==> flow/design.v <==
`timescale 1ns / 1ps
module FIR(
    input clk,
    input reset,
    input enable_fir,
    input signed [15:0] fir_data_in,
    output reg signed [31:0] fir_data_out 
    );
    reg signed [15:0] buff0, buff1, buff2, buff3, buff4, buff5, buff6, buff7, buff8, buff9, buff10, buff11, buff12, buff13, buff14;
    wire signed [15:0] tap0, tap1, tap2, tap3, tap4, tap5, tap6, tap7, tap8, tap9, tap10, tap11, tap12, tap13, tap14; 
    reg signed [31:0] acc0, acc1, acc2, acc3, acc4, acc5, acc6, acc7, acc8, acc9, acc10, acc11, acc12, acc13, acc14; 
    assign tap0 = 16'hfe64;
    assign tap1 = 16'hfc8a; 
    assign tap2 = 16'hfc04; 
    assign tap3 = 16'hff93; 
    assign tap4 = 16'h0883; 
    assign tap5 = 16'h14ef; 
    assign tap6 = 16'h1ff7; 
    assign tap7 = 16'h2463; 
    assign tap8 = 16'h1ff7; 
    assign tap9 = 16'h14ef;
    assign tap10 = 16'h0883; 
    assign tap11 = 16'hff93; 
    assign tap12 = 16'hfc04; 
    assign tap13 = 16'hfc8a; 
    assign tap14 = 16'hfe64;
	always @ (posedge clk)
        begin
            if(enable_fir == 1'b1)
                begin
                    buff0 <= fir_data_in;
                    acc0 <= tap0 * buff0;
                    buff1 <= buff0;  
                    acc1 <= tap1 * buff1;
                    buff2 <= buff1; 
                    acc2 <= tap2 * buff2;
                    buff3 <= buff2;     
                    acc3 <= tap3 * buff3;
                    buff4 <= buff3;  
                    acc4 <= tap4 * buff4;
                    buff5 <= buff4; 
                    acc5 <= tap5 * buff5;
                    buff6 <= buff5;  
                    acc6 <= tap6 * buff6;
                    buff7 <= buff6; 
                    acc7 <= tap7 * buff7;
                    buff8 <= buff7;  
                    acc8 <= tap8 * buff8;
                    buff9 <= buff8;     
                    acc9 <= tap9 * buff9;
                    buff10 <= buff9;   
                    acc10 <= tap10 * buff10;
                    buff11 <= buff10;    
                    acc11 <= tap11 * buff11;
                    buff12 <= buff11;    
                    acc12 <= tap12 * buff12;
                    buff13 <= buff12;  
                    acc13 <= tap13 * buff13;  
                    buff14 <= buff13;  
                    acc14 <= tap14 * buff14;  
                end
        end   
    always @ (posedge clk) 
        begin
            if (enable_fir == 1'b1)
                begin
                    fir_data_out <= acc0 + acc1 + acc2 + acc3 + acc4 + acc5 + acc6 + acc7 + acc8 + acc9 + acc10 + acc11 + acc12 + acc13 + acc14;
                end
        end 
endmodule
`timescale 1 ns / 1 ps
module AXIS_FIR_v1_0_S_AXIS #
    (
        parameter integer C_S_AXIS_TDATA_WIDTH	= 16
    )
    (
        input wire [3:0] s_axis_tkeep,
        output reg enable_fir,
        output reg [C_S_AXIS_TDATA_WIDTH-1 : 0] fir_data_in,
        input wire  S_AXIS_ACLK,
        input wire  S_AXIS_ARESETN,
        output wire  S_AXIS_TREADY,
        input wire [C_S_AXIS_TDATA_WIDTH-1 : 0] S_AXIS_TDATA,
        input wire [(C_S_AXIS_TDATA_WIDTH/8)-1 : 0] S_AXIS_TSTRB,
        input wire  S_AXIS_TLAST,
        input wire  S_AXIS_TVALID
    );
    function integer clogb2 (input integer bit_depth);
        begin
            for(clogb2=0; bit_depth>0; clogb2=clogb2+1)
                bit_depth = bit_depth >> 1;
        end
    endfunction
    localparam NUMBER_OF_INPUT_WORDS  = 8;
    localparam bit_num  = clogb2(NUMBER_OF_INPUT_WORDS-1);
    parameter [1:0] IDLE        = 1'b0,  
                    WRITE_FIFO  = 1'b1;  
    reg axis_tready;
    reg mst_exec_state; 
    genvar byte_index;   
    wire fifo_wren;
    reg fifo_full_flag;
    reg [bit_num-1:0] write_pointer;
    reg writes_done;
    assign S_AXIS_TREADY = axis_tready;
    always @ (posedge S_AXIS_ACLK) 
        begin  
            if (!S_AXIS_ARESETN) 
                begin
                  mst_exec_state <= IDLE;
                  axis_tready <= 1'b0;
                end  
            else
                case (mst_exec_state)
                    IDLE: 
                        if (S_AXIS_TVALID)
                            begin
                                mst_exec_state <= WRITE_FIFO;
                                axis_tready <= 1'b1;  
                            end
                        else
                            begin
                                mst_exec_state <= IDLE;
                                axis_tready <= 1'b0;  
                            end
                    WRITE_FIFO: 
                        if (writes_done)
                            begin
                                mst_exec_state <= IDLE;
                            end
                        else
                            begin
                                mst_exec_state <= WRITE_FIFO;
                            end
                endcase
        end
    always@(posedge S_AXIS_ACLK)
        begin
            if(!S_AXIS_ARESETN)
                begin
                    write_pointer <= 0;
                    writes_done <= 1'b0;
                end  
            else
                if (write_pointer <= NUMBER_OF_INPUT_WORDS-1)
                    begin
                        if (fifo_wren)
                            begin
                                write_pointer <= write_pointer + 1;
                                writes_done <= 1'b0;
                            end
                        if ((write_pointer == NUMBER_OF_INPUT_WORDS-1)|| S_AXIS_TLAST)
                            begin
                                writes_done <= 1'b1;
                            end
                    end  
        end
    assign fifo_wren = S_AXIS_TVALID && axis_tready;
    generate 
        for (byte_index=0; byte_index<= (C_S_AXIS_TDATA_WIDTH/8-1); byte_index=byte_index+1)
            begin:FIFO_GEN
                reg  [(C_S_AXIS_TDATA_WIDTH/4)-1:0] stream_data_fifo [0 : NUMBER_OF_INPUT_WORDS-1];
                always @ (posedge S_AXIS_ACLK)
                    begin
                        if (fifo_wren) 
                            begin
                                stream_data_fifo[write_pointer] <= S_AXIS_TDATA[(byte_index*8+7) -: 8];
                            end  
                    end  
            end		
    endgenerate
    always @ (posedge S_AXIS_ACLK)
        begin  
            if (!S_AXIS_ARESETN)
                begin 
                    enable_fir <= 1'b0;
                    fir_data_in <= 16'd0;
                end
            else if (fifo_wren)
                begin
                    enable_fir <= 1'b1;
                    fir_data_in <= S_AXIS_TDATA;
                end
            else 
                begin 
                    enable_fir <= enable_fir;
                    fir_data_in <= fir_data_in;
                end
        end  
endmodule
`timescale 1ns / 1ps
module AXIS_FIR_v1_0_M_AXIS #
    (
        parameter integer C_M_AXIS_TDATA_WIDTH	= 32,
        parameter integer C_M_START_COUNT	= 32
    )
	(
        output reg [3:0] m_axis_tkeep,
        input wire enable_fir,
        input wire [C_M_AXIS_TDATA_WIDTH-1 : 0] fir_data_out,
        input wire  M_AXIS_ACLK,
        input wire  M_AXIS_ARESETN,
        output wire  M_AXIS_TVALID,
        output wire [C_M_AXIS_TDATA_WIDTH-1 : 0] M_AXIS_TDATA,
        output wire [(C_M_AXIS_TDATA_WIDTH/8)-1 : 0] M_AXIS_TSTRB,
        output wire  M_AXIS_TLAST,
        input wire  M_AXIS_TREADY 
	);
	localparam NUMBER_OF_OUTPUT_WORDS = 8;                                               
	function integer clogb2 (input integer bit_depth);                                   
        begin                                                                              
            for(clogb2=0; bit_depth>0; clogb2=clogb2+1)                                      
                bit_depth = bit_depth >> 1;                                                    
        end                                                                                
	endfunction                                                                          
	localparam integer WAIT_COUNT_BITS = clogb2(C_M_START_COUNT-1);                      
	localparam bit_num  = clogb2(NUMBER_OF_OUTPUT_WORDS);                                
	parameter [1:0] IDLE          = 2'b00,  
	                INIT_COUNTER  = 2'b01,  
	                SEND_STREAM   = 2'b10;  
	reg [1:0] mst_exec_state;  
	reg [bit_num-1:0] read_pointer;                                                      
	reg [WAIT_COUNT_BITS-1 : 0] count;
	wire axis_tvalid;
	reg axis_tvalid_delay;
	wire axis_tlast;
	reg axis_tlast_delay;
	reg [C_M_AXIS_TDATA_WIDTH-1 : 0] stream_data_out;
	wire tx_en;
	reg tx_done;
	assign M_AXIS_TVALID = axis_tvalid_delay;
	assign M_AXIS_TDATA	 = stream_data_out;
	assign M_AXIS_TLAST	 = axis_tlast_delay;
	assign M_AXIS_TSTRB	 = {(C_M_AXIS_TDATA_WIDTH/8){1'b1}};
    always @(posedge M_AXIS_ACLK)                                             
        begin                                                                     
            if (!M_AXIS_ARESETN)                                                    
                begin                                                                 
                    mst_exec_state <= IDLE;                                             
                    count    <= 0;                                                      
                end                                                                   
            else                                                                    
                case (mst_exec_state)                                                 
                    IDLE:                                                               
                                mst_exec_state <= INIT_COUNTER;                              
                    INIT_COUNTER:                                                       
                        if (count == C_M_START_COUNT - 1)                               
                            begin                                                           
                                mst_exec_state <= SEND_STREAM;                               
                            end                                                             
                        else                                                              
                            begin                                                           
                                count <= count + 1;                                           
                                mst_exec_state <= INIT_COUNTER;                              
                            end                                                             
                    SEND_STREAM:                                                        
                        if (tx_done)                                                      
                            begin                                                           
                                mst_exec_state <= INIT_COUNTER;
                                count <= 0;                                     
                            end                                                             
                        else                                                              
                            begin                                                           
                                mst_exec_state <= SEND_STREAM;                                
                            end                                                             
                endcase                                                               
        end                                                                       
    assign axis_tvalid = (mst_exec_state != IDLE);
	assign axis_tlast = (read_pointer == NUMBER_OF_OUTPUT_WORDS-1);                                
    always @(posedge M_AXIS_ACLK)                                                                  
        begin                                                                                          
            if (!M_AXIS_ARESETN)                                                                         
                begin                                                                                      
                    axis_tvalid_delay <= 1'b0;                                                               
                    axis_tlast_delay <= 1'b0;                                                                
                end                                                                                        
            else                                                                                         
                begin                                                                                      
                    axis_tvalid_delay <= axis_tvalid;                                                        
                    axis_tlast_delay <= axis_tlast;                                                          
                end                                                                                        
        end                                                                                            
    always@(posedge M_AXIS_ACLK)                                               
        begin                                                                            
            if(!M_AXIS_ARESETN)                                                            
                begin                                                                        
                    read_pointer <= 0;                                                         
                    tx_done <= 1'b0;                                                           
                end                                                                          
            else                                                                           
            if (read_pointer <= NUMBER_OF_OUTPUT_WORDS-1)                                
                begin                                                                      
                    if (tx_en)                                                               
                        begin                                                                  
                            read_pointer <= read_pointer + 1;                                    
                            tx_done <= 1'b0;                                                     
                        end                                                                    
                end                                                                        
            else if (read_pointer == NUMBER_OF_OUTPUT_WORDS)                             
                begin                                                                      
                    tx_done <= 1'b1;   
                    read_pointer <= 0;  
                end                                                                        
        end                                                                              
	assign tx_en = M_AXIS_TREADY && axis_tvalid;   
    always @( posedge M_AXIS_ACLK )                  
        begin                                            
            if(!M_AXIS_ARESETN)                            
                begin                                        
                    stream_data_out <= 1;                      
                end                                          
            else if (tx_en) 
                begin                                        
                    stream_data_out <= fir_data_out;  
                end                                          
        end                                              
    always @ (posedge M_AXIS_ACLK)
        begin
            if (enable_fir == 1'b1 && M_AXIS_ARESETN == 1'b1)
                begin
                    m_axis_tkeep <= 4'hf;
                end
            else
                begin
                    m_axis_tkeep <= 4'h0;
                end
        end    
endmodule
`timescale 1 ns / 1 ps
module AXIS_FIR_v1_0 # 
    (
        parameter integer C_S_AXIS_TDATA_WIDTH	= 16,
        parameter integer C_M_AXIS_TDATA_WIDTH	= 32,
        parameter integer C_M_AXIS_START_COUNT	= 32
    )
    (
        input wire [3:0] s_axis_tkeep,
        output wire [3:0] m_axis_tkeep,
        input wire  s_axis_aclk,
        input wire  s_axis_aresetn,
        output wire  s_axis_tready,
        input wire [C_S_AXIS_TDATA_WIDTH-1 : 0] s_axis_tdata,
        input wire [(C_S_AXIS_TDATA_WIDTH/8)-1 : 0] s_axis_tstrb,
        input wire  s_axis_tlast,
        input wire  s_axis_tvalid,
        input wire  m_axis_aclk,
        input wire  m_axis_aresetn,
        output wire  m_axis_tvalid,
        output wire [C_M_AXIS_TDATA_WIDTH-1 : 0] m_axis_tdata,
        output wire [(C_M_AXIS_TDATA_WIDTH/8)-1 : 0] m_axis_tstrb,
        output wire  m_axis_tlast,
        input wire  m_axis_tready
    );
    wire [C_S_AXIS_TDATA_WIDTH-1 : 0] fir_data_in;
    wire [C_M_AXIS_TDATA_WIDTH-1 : 0] fir_data_out;
    wire enable_fir;
    AXIS_FIR_v1_0_S_AXIS # ( 
        .C_S_AXIS_TDATA_WIDTH(C_S_AXIS_TDATA_WIDTH)
    ) AXIS_FIR_v1_0_S_AXIS_inst (
        .s_axis_tkeep(s_axis_tkeep),
        .enable_fir(enable_fir),
        .fir_data_in(fir_data_in),
        .S_AXIS_ACLK(s_axis_aclk),
        .S_AXIS_ARESETN(s_axis_aresetn),
        .S_AXIS_TREADY(s_axis_tready),
        .S_AXIS_TDATA(s_axis_tdata),
        .S_AXIS_TSTRB(s_axis_tstrb),
        .S_AXIS_TLAST(s_axis_tlast),
        .S_AXIS_TVALID(s_axis_tvalid)
    );
    AXIS_FIR_v1_0_M_AXIS # ( 
        .C_M_AXIS_TDATA_WIDTH(C_M_AXIS_TDATA_WIDTH),
        .C_M_START_COUNT(C_M_AXIS_START_COUNT)
    ) AXIS_FIR_v1_0_M_AXIS_inst (
        .m_axis_tkeep(m_axis_tkeep),
        .enable_fir(enable_fir),
        .fir_data_out(fir_data_out),
        .M_AXIS_ACLK(s_axis_aclk),
        .M_AXIS_ARESETN(s_axis_aresetn),
        .M_AXIS_TVALID(m_axis_tvalid),
        .M_AXIS_TDATA(m_axis_tdata),
        .M_AXIS_TSTRB(m_axis_tstrb),
        .M_AXIS_TLAST(m_axis_tlast),
        .M_AXIS_TREADY(m_axis_tready)
    );
    FIR LPF_FIR_inst (
        .clk(s_axis_aclk),
        .reset(s_axis_aresetn),
        .enable_fir(enable_fir),
        .fir_data_in(fir_data_in),  
        .fir_data_out(fir_data_out)  
    );
endmodule
## Tool chain data of AXIS_FIR_v1_0

What the tools print for AXIS_FIR_v1_0, step after step.
Line numbers count from 1 in the design file above.
Operators carry their Yosys type and port widths (W data, S select, Z words).
Cell names lack the library's common part.
The mark -- stands for no value.

- Design top: AXIS_FIR_v1_0
- Clock: s_axis_aclk
- Cell library: sky130hd
- Corner: tt_025C_1v80

## Elaborated design

Counts by Yosys on the flattened word-level netlist (proc, flatten, opt, wreduce; memories kept). Register bits leave out memories and registers merged into their read ports (data or address). Print and check cells are left out. Cells with the same type and inputs are merged into one.

- Bits in registers: 815
- Output and inout port bits: 43
- Bits in read-only memories: 0
- Clocked read ports x word width: 0
- Input bits: 29
- Latch bits: 0
- Elaborated cells: 121
- Memories kept: 0
- RAM bits: 0

- Bitwise logic cells: 1
- Shifts and indexed selects: 0
- Equality and inequality tests: 9
- Reduce/logical cells: 14
- Order comparisons: 2
- Div/mod/pow operators: 0
- Muxes and demuxes: 18
- Add/subtract/negate cells: 17
- Multipliers: 15

Operators with widths:

| kind | count |
|---|---|
| $mul A14 B16 Y30 const A | 4 |
| $mul A8 B16 Y24 const A | 4 |
| $mul A13 B16 Y29 const A | 2 |
| $mul A10 B16 Y26 const A | 2 |
| $mul A15 B16 Y31 const A | 1 |
| $mul A9 B16 Y25 const A | 2 |
| $add A32 B32 Y32 | 14 |
| $mux W4 | 4 |
| $pmux W5 S2 | 1 |
| $mux W5 | 2 |
| $reduce_bool A2 Y1 | 4 |
| $mux W1 | 7 |
| $reduce_and A2 Y1 | 3 |
| $pmux W2 S3 | 1 |
| $add A5 B1 Y5 const B | 1 |
| $eq A5 B5 Y1 const B | 1 |
| $ne A2 B2 Y1 const B | 2 |
| $add A4 B1 Y4 const B | 1 |
| $le A4 B3 Y1 const B | 1 |
| $eq A4 B3 Y1 const B | 1 |
| $eq A4 B4 Y1 const B | 1 |
| $mux W2 | 2 |
| $logic_and A1 B1 Y1 | 3 |
| $add A3 B1 Y3 const B | 1 |
| $le A3 B3 Y1 const B | 1 |
| $eq A3 B3 Y1 const B | 1 |
| $reduce_and A3 Y1 | 1 |
| $reduce_bool A3 Y1 | 1 |

Other operator kinds: 7; their cells: 7.

## Longest topological paths

Longest topological path by Yosys (ltp), each cell counted once; first at word level (registers and memories cut), then after technology mapping (sequential cells cut; the memories' decode and read muxes count).

- Depth in word-level cells: 14
- ABC_AREA: 0
- Gate-level depth with buffers: 24
- Depth with buffers taken out: 24

## Netlist

Source: synth_stat.txt of the flow (Yosys; design flattened, memories mapped). It holds for the ABC_AREA given above (unset counts as 0); a run with the other value may have another netlist.
Totals and module areas in this step are rounded.

Cell types:

| cell type | count | area in all (um^2) |
|---|---|---|
| fa_1 | 1137 | 2.28E+04 |
| edfxtp_1 | 647 | 1.94E+04 |
| ha_1 | 1288 | 1.61E+04 |
| inv_1 | 2026 | 7.6E+03 |
| xnor2_1 | 334 | 2.93E+03 |
| dfxtp_1 | 70 | 1.4E+03 |
| a21oi_1 | 249 | 1.25E+03 |
| nand2_1 | 239 | 897.11 |
| o21ai_0 | 174 | 870.835 |
| nor2_1 | 218 | 818.285 |
| xor2_1 | 90 | 788.256 |
| a21o_1 | 80 | 600.576 |
| a21boi_0 | 69 | 517.997 |
| o21bai_1 | 46 | 345.331 |
| nor2b_1 | 49 | 306.544 |
| o21a_1 | 40 | 300.288 |
| nand3_1 | 59 | 295.283 |
| nor3_1 | 59 | 295.283 |

Not listed: further types 59, cells in them 483.

- Sequential part of the area: 20830 um^2
- Cell count: 7357
- Flip-flops: 717
- Cell area after synthesis: 81120 um^2
- Buffers: 44

By module: a second synthesis without flattening, with its own total; a netlist apart from the flattened one above.

- Cells (unflattened synthesis): 7323
- Area (unflattened synthesis): 81260 um^2

Each row is one instance without its submodules.

By module:

| module | area (um^2) | cells | instances |
|---|---|---|---|
| FIR | 78410 | 7002 | 1 |
| AXIS_FIR_v1_0_M_AXIS | 1971 | 226 | 1 |
| AXIS_FIR_v1_0_S_AXIS #(C_S_AXIS_TDATA_WIDTH=16) | 878.3 | 95 | 1 |
| AXIS_FIR_v1_0 | 0.0 | 0 | 1 |

## Timing after synthesis

Path of least setup slack by OpenSTA after synthesis, without wires, with an ideal clock, recovery checks aside; 20% of the period is set as input and as output delay. Where synthesis merged equal registers, the netlist keeps one of their names.

- Path type: register -> register
- From: register AXIS_FIR_v1_0_S_AXIS_inst.enable_fir
- To: register AXIS_FIR_v1_0_M_AXIS_inst.m_axis_tkeep[2]
- Delay of the path: 15.711 ns
- Clock period: 8.0 ns
- Time at the first pin: 0.000 ns
- Stages on the path: 2
- Data arrival time: 15.553 ns
- Library setup time: 0.158 ns
- Data required time: 7.842 ns
- Setup slack: -7.710 ns
- Synthesis period reached: 15.71 ns

"delay of the path" is the arrival time less input delay plus setup time.
"stages on the path" counts driving pins, that of a launching flip-flop among them; a cell with two outputs on the path counts twice.
"synthesis period reached" = period - worst setup slack (recovery checks aside). The figure is calculated, with input and output delays left at 20% of the set period.
The rows between start and end are the longest chain of elaborated cells between them; the timing report does not say that the signal goes this way. Where chains are equally long, one stands for them.
Each line given opens the expression or statement behind the cell; cells for indexed reads and writes are added by Yosys, which also makes memories of some case tables.
A register here has more assigning lines than the two given.

- Cell sequence: dfxtp_1 and2_1
- Length of the longest elaborated chain: 2

Ends and longest elaborated chain, after synthesis:

| what | RTL line | source |
|---|---|---|
| from (decl) | 78 | `output reg enable_fir,` |
| from (assign) | 176 | `enable_fir <= 1'b0;` |
| from (assign) | 186 | `enable_fir <= enable_fir;` |
| $logic_and A1 B1 Y1 | 319 | `if (enable_fir == 1'b1 && M_AXIS_ARESETN == 1'b1)` |
| $mux W4 | 319 |  |
| to (assign) | 321 | `m_axis_tkeep <= 4'hf;` |
| to (assign) | 325 | `m_axis_tkeep <= 4'h0;` |
| to (decl) | 198 | `output reg [3:0] m_axis_tkeep,` |

## Timing after layout

Path of least setup slack in the final report of job 1 (OpenROAD, finished layout, wires in). Where an end is a register, its clock arrival counts in the times.

- Path type: register -> register
- From: register LPF_FIR_inst.buff6[5]
- To: register LPF_FIR_inst.acc6[21]
- Data required time: 5.20 ns
- Clock period: 4.73 ns
- Library setup time: 0.24 ns
- Setup slack: -1.39 ns
- Data arrival time: 6.58 ns
- Time at the first pin: 0.71 ns
- Stages on the path: 24

The rows between start and end are the longest chain of elaborated cells between them; the timing report does not say that the signal goes this way. Where chains are equally long, one stands for them.

- Cell sequence: edfxtp_1 buf_4 fa_1 inv_2 fa_1 fa_1 inv_1 fa_1 fa_1 inv_1 fa_1 inv_2 ha_4 a2111o_1 a31o_2 a22oi_2 o21ai_2 buf_4 buf_4 a21oi_4 o21ai_2 o21a_1 nor2_1 xnor2_1
- Length of the longest elaborated chain: 1

Ends and longest elaborated chain, after layout:

| what | RTL line | source |
|---|---|---|
| from (decl) | 9 | `reg signed [15:0] buff0, buff1, buff2, buff3, buff4, buff5, buff6, buff7, buff8, buff9, buff10, buff11, buff12 ...` |
| from (assign) | 43 | `buff6 <= buff5;` |
| $mul A14 B16 Y30 | 44 | `acc6 <= tap6 * buff6;` |
| to (assign) | 44 |  |
| to (decl) | 11 | `reg signed [31:0] acc0, acc1, acc2, acc3, acc4, acc5, acc6, acc7, acc8, acc9, acc10, acc11, acc12, acc13, acc1 ...` |

Stored flow runs of AXIS_FIR_v1_0 (5 of them; Yosys, OpenROAD, sky130hd). They differ in their settings and are not a sequence. Constraints: input delay and output delay 20% of the set period each, output load 0.01 pF.
"achieved period": clock period set for the run, less the worst setup slack. It is reckoned from that one timing run; input and output delays stay at 20% of the period that was set.
"time of the worst setup path": the worst setup path's part of the clock period (all of it between registers, 20% less for each end at a port) less its slack. A launch clock that arrives late makes it longer, a capture clock that arrives late makes it shorter.
The results are shown rounded.
A setting shown as -- is not set for that run.
A result given as -- is not shown for that run.

| item | job 1 | job 2 | job 3 | job 4 | job 5 |
|---|---|---|---|---|---|
| CELL_PAD_IN_SITES_DETAIL_PLACEMENT | 0 | -- | -- | -- | -- |
| CORE_ASPECT_RATIO | 1.69 | -- | -- | -- | -- |
| CORE_UTILIZATION | 56 | 57 | 31 | 40 | 66 |
| GPL_ROUTABILITY_DRIVEN | 1 | 1 | -- | -- | -- |
| MAX_ROUTING_LAYER | met5 | met4 | -- | -- | -- |
| MIN_ROUTING_LAYER | met2 | met2 | -- | -- | -- |
| PLACE_DENSITY_LB_ADDON | 0.12 | -- | -- | -- | -- |
| SETUP_SLACK_MARGIN | 0.97 | -0.36 | -- | -- | -- |
| period_ns | 4.73 | 8.0 | 7.38 | 7.38 | 4.66 |
| CAP_MARGIN | 20 | 30 | 20 | 20 | 20 |
| CORE_MARGIN | 2 | 6 | 2 | 2 | 2 |
| SLEW_MARGIN | 20 | 20 | 20 | 20 | 25 |
| ABC_AREA | -- | 1 | -- | -- | -- |
| CTS_CLUSTER_SIZE | -- | 32 | -- | -- | -- |
| PLACE_DENSITY | -- | 0.41 | -- | -- | -- |
| CELL_PAD_IN_SITES_GLOBAL_PLACEMENT | -- | -- | -- | -- | 2 |
| HOLD_SLACK_MARGIN | -- | -- | -- | -- | -0.04 |
| lowest setup slack (ns) | -1.386 | 1.288 | 0.301 | 0.338 | -- |
| time of the worst setup path (ns) | 6.12 | 6.71 | 7.08 | 7.04 | -- |
| worst setup path type | register -> register | register -> register | register -> register | register -> register | -- |
| achieved period (ns) | 6.116 | 6.712 | 7.079 | 7.042 | -- |
| setup TNS (ns) | -88.84 | 0.000 | 0.000 | 0.000 | -- |
| Yosys chip area after synthesis (um^2) | 81120 | 87760 | 81120 | 81120 | -- |
| worst-case hold slack (ns) | 0.435 | 0.429 | 0.433 | 0.427 | -- |
| standard-cell area of the final layout (um^2) | 103800 | 94100 | 89510 | 88250 | -- |
| overall die area (um^2) | 148000 | 163500 | 265800 | 206400 | -- |
| utilization after routing | 0.722 | 0.617 | 0.344 | 0.437 | -- |

Job 5: unfinished; error GPL-0301 in placement
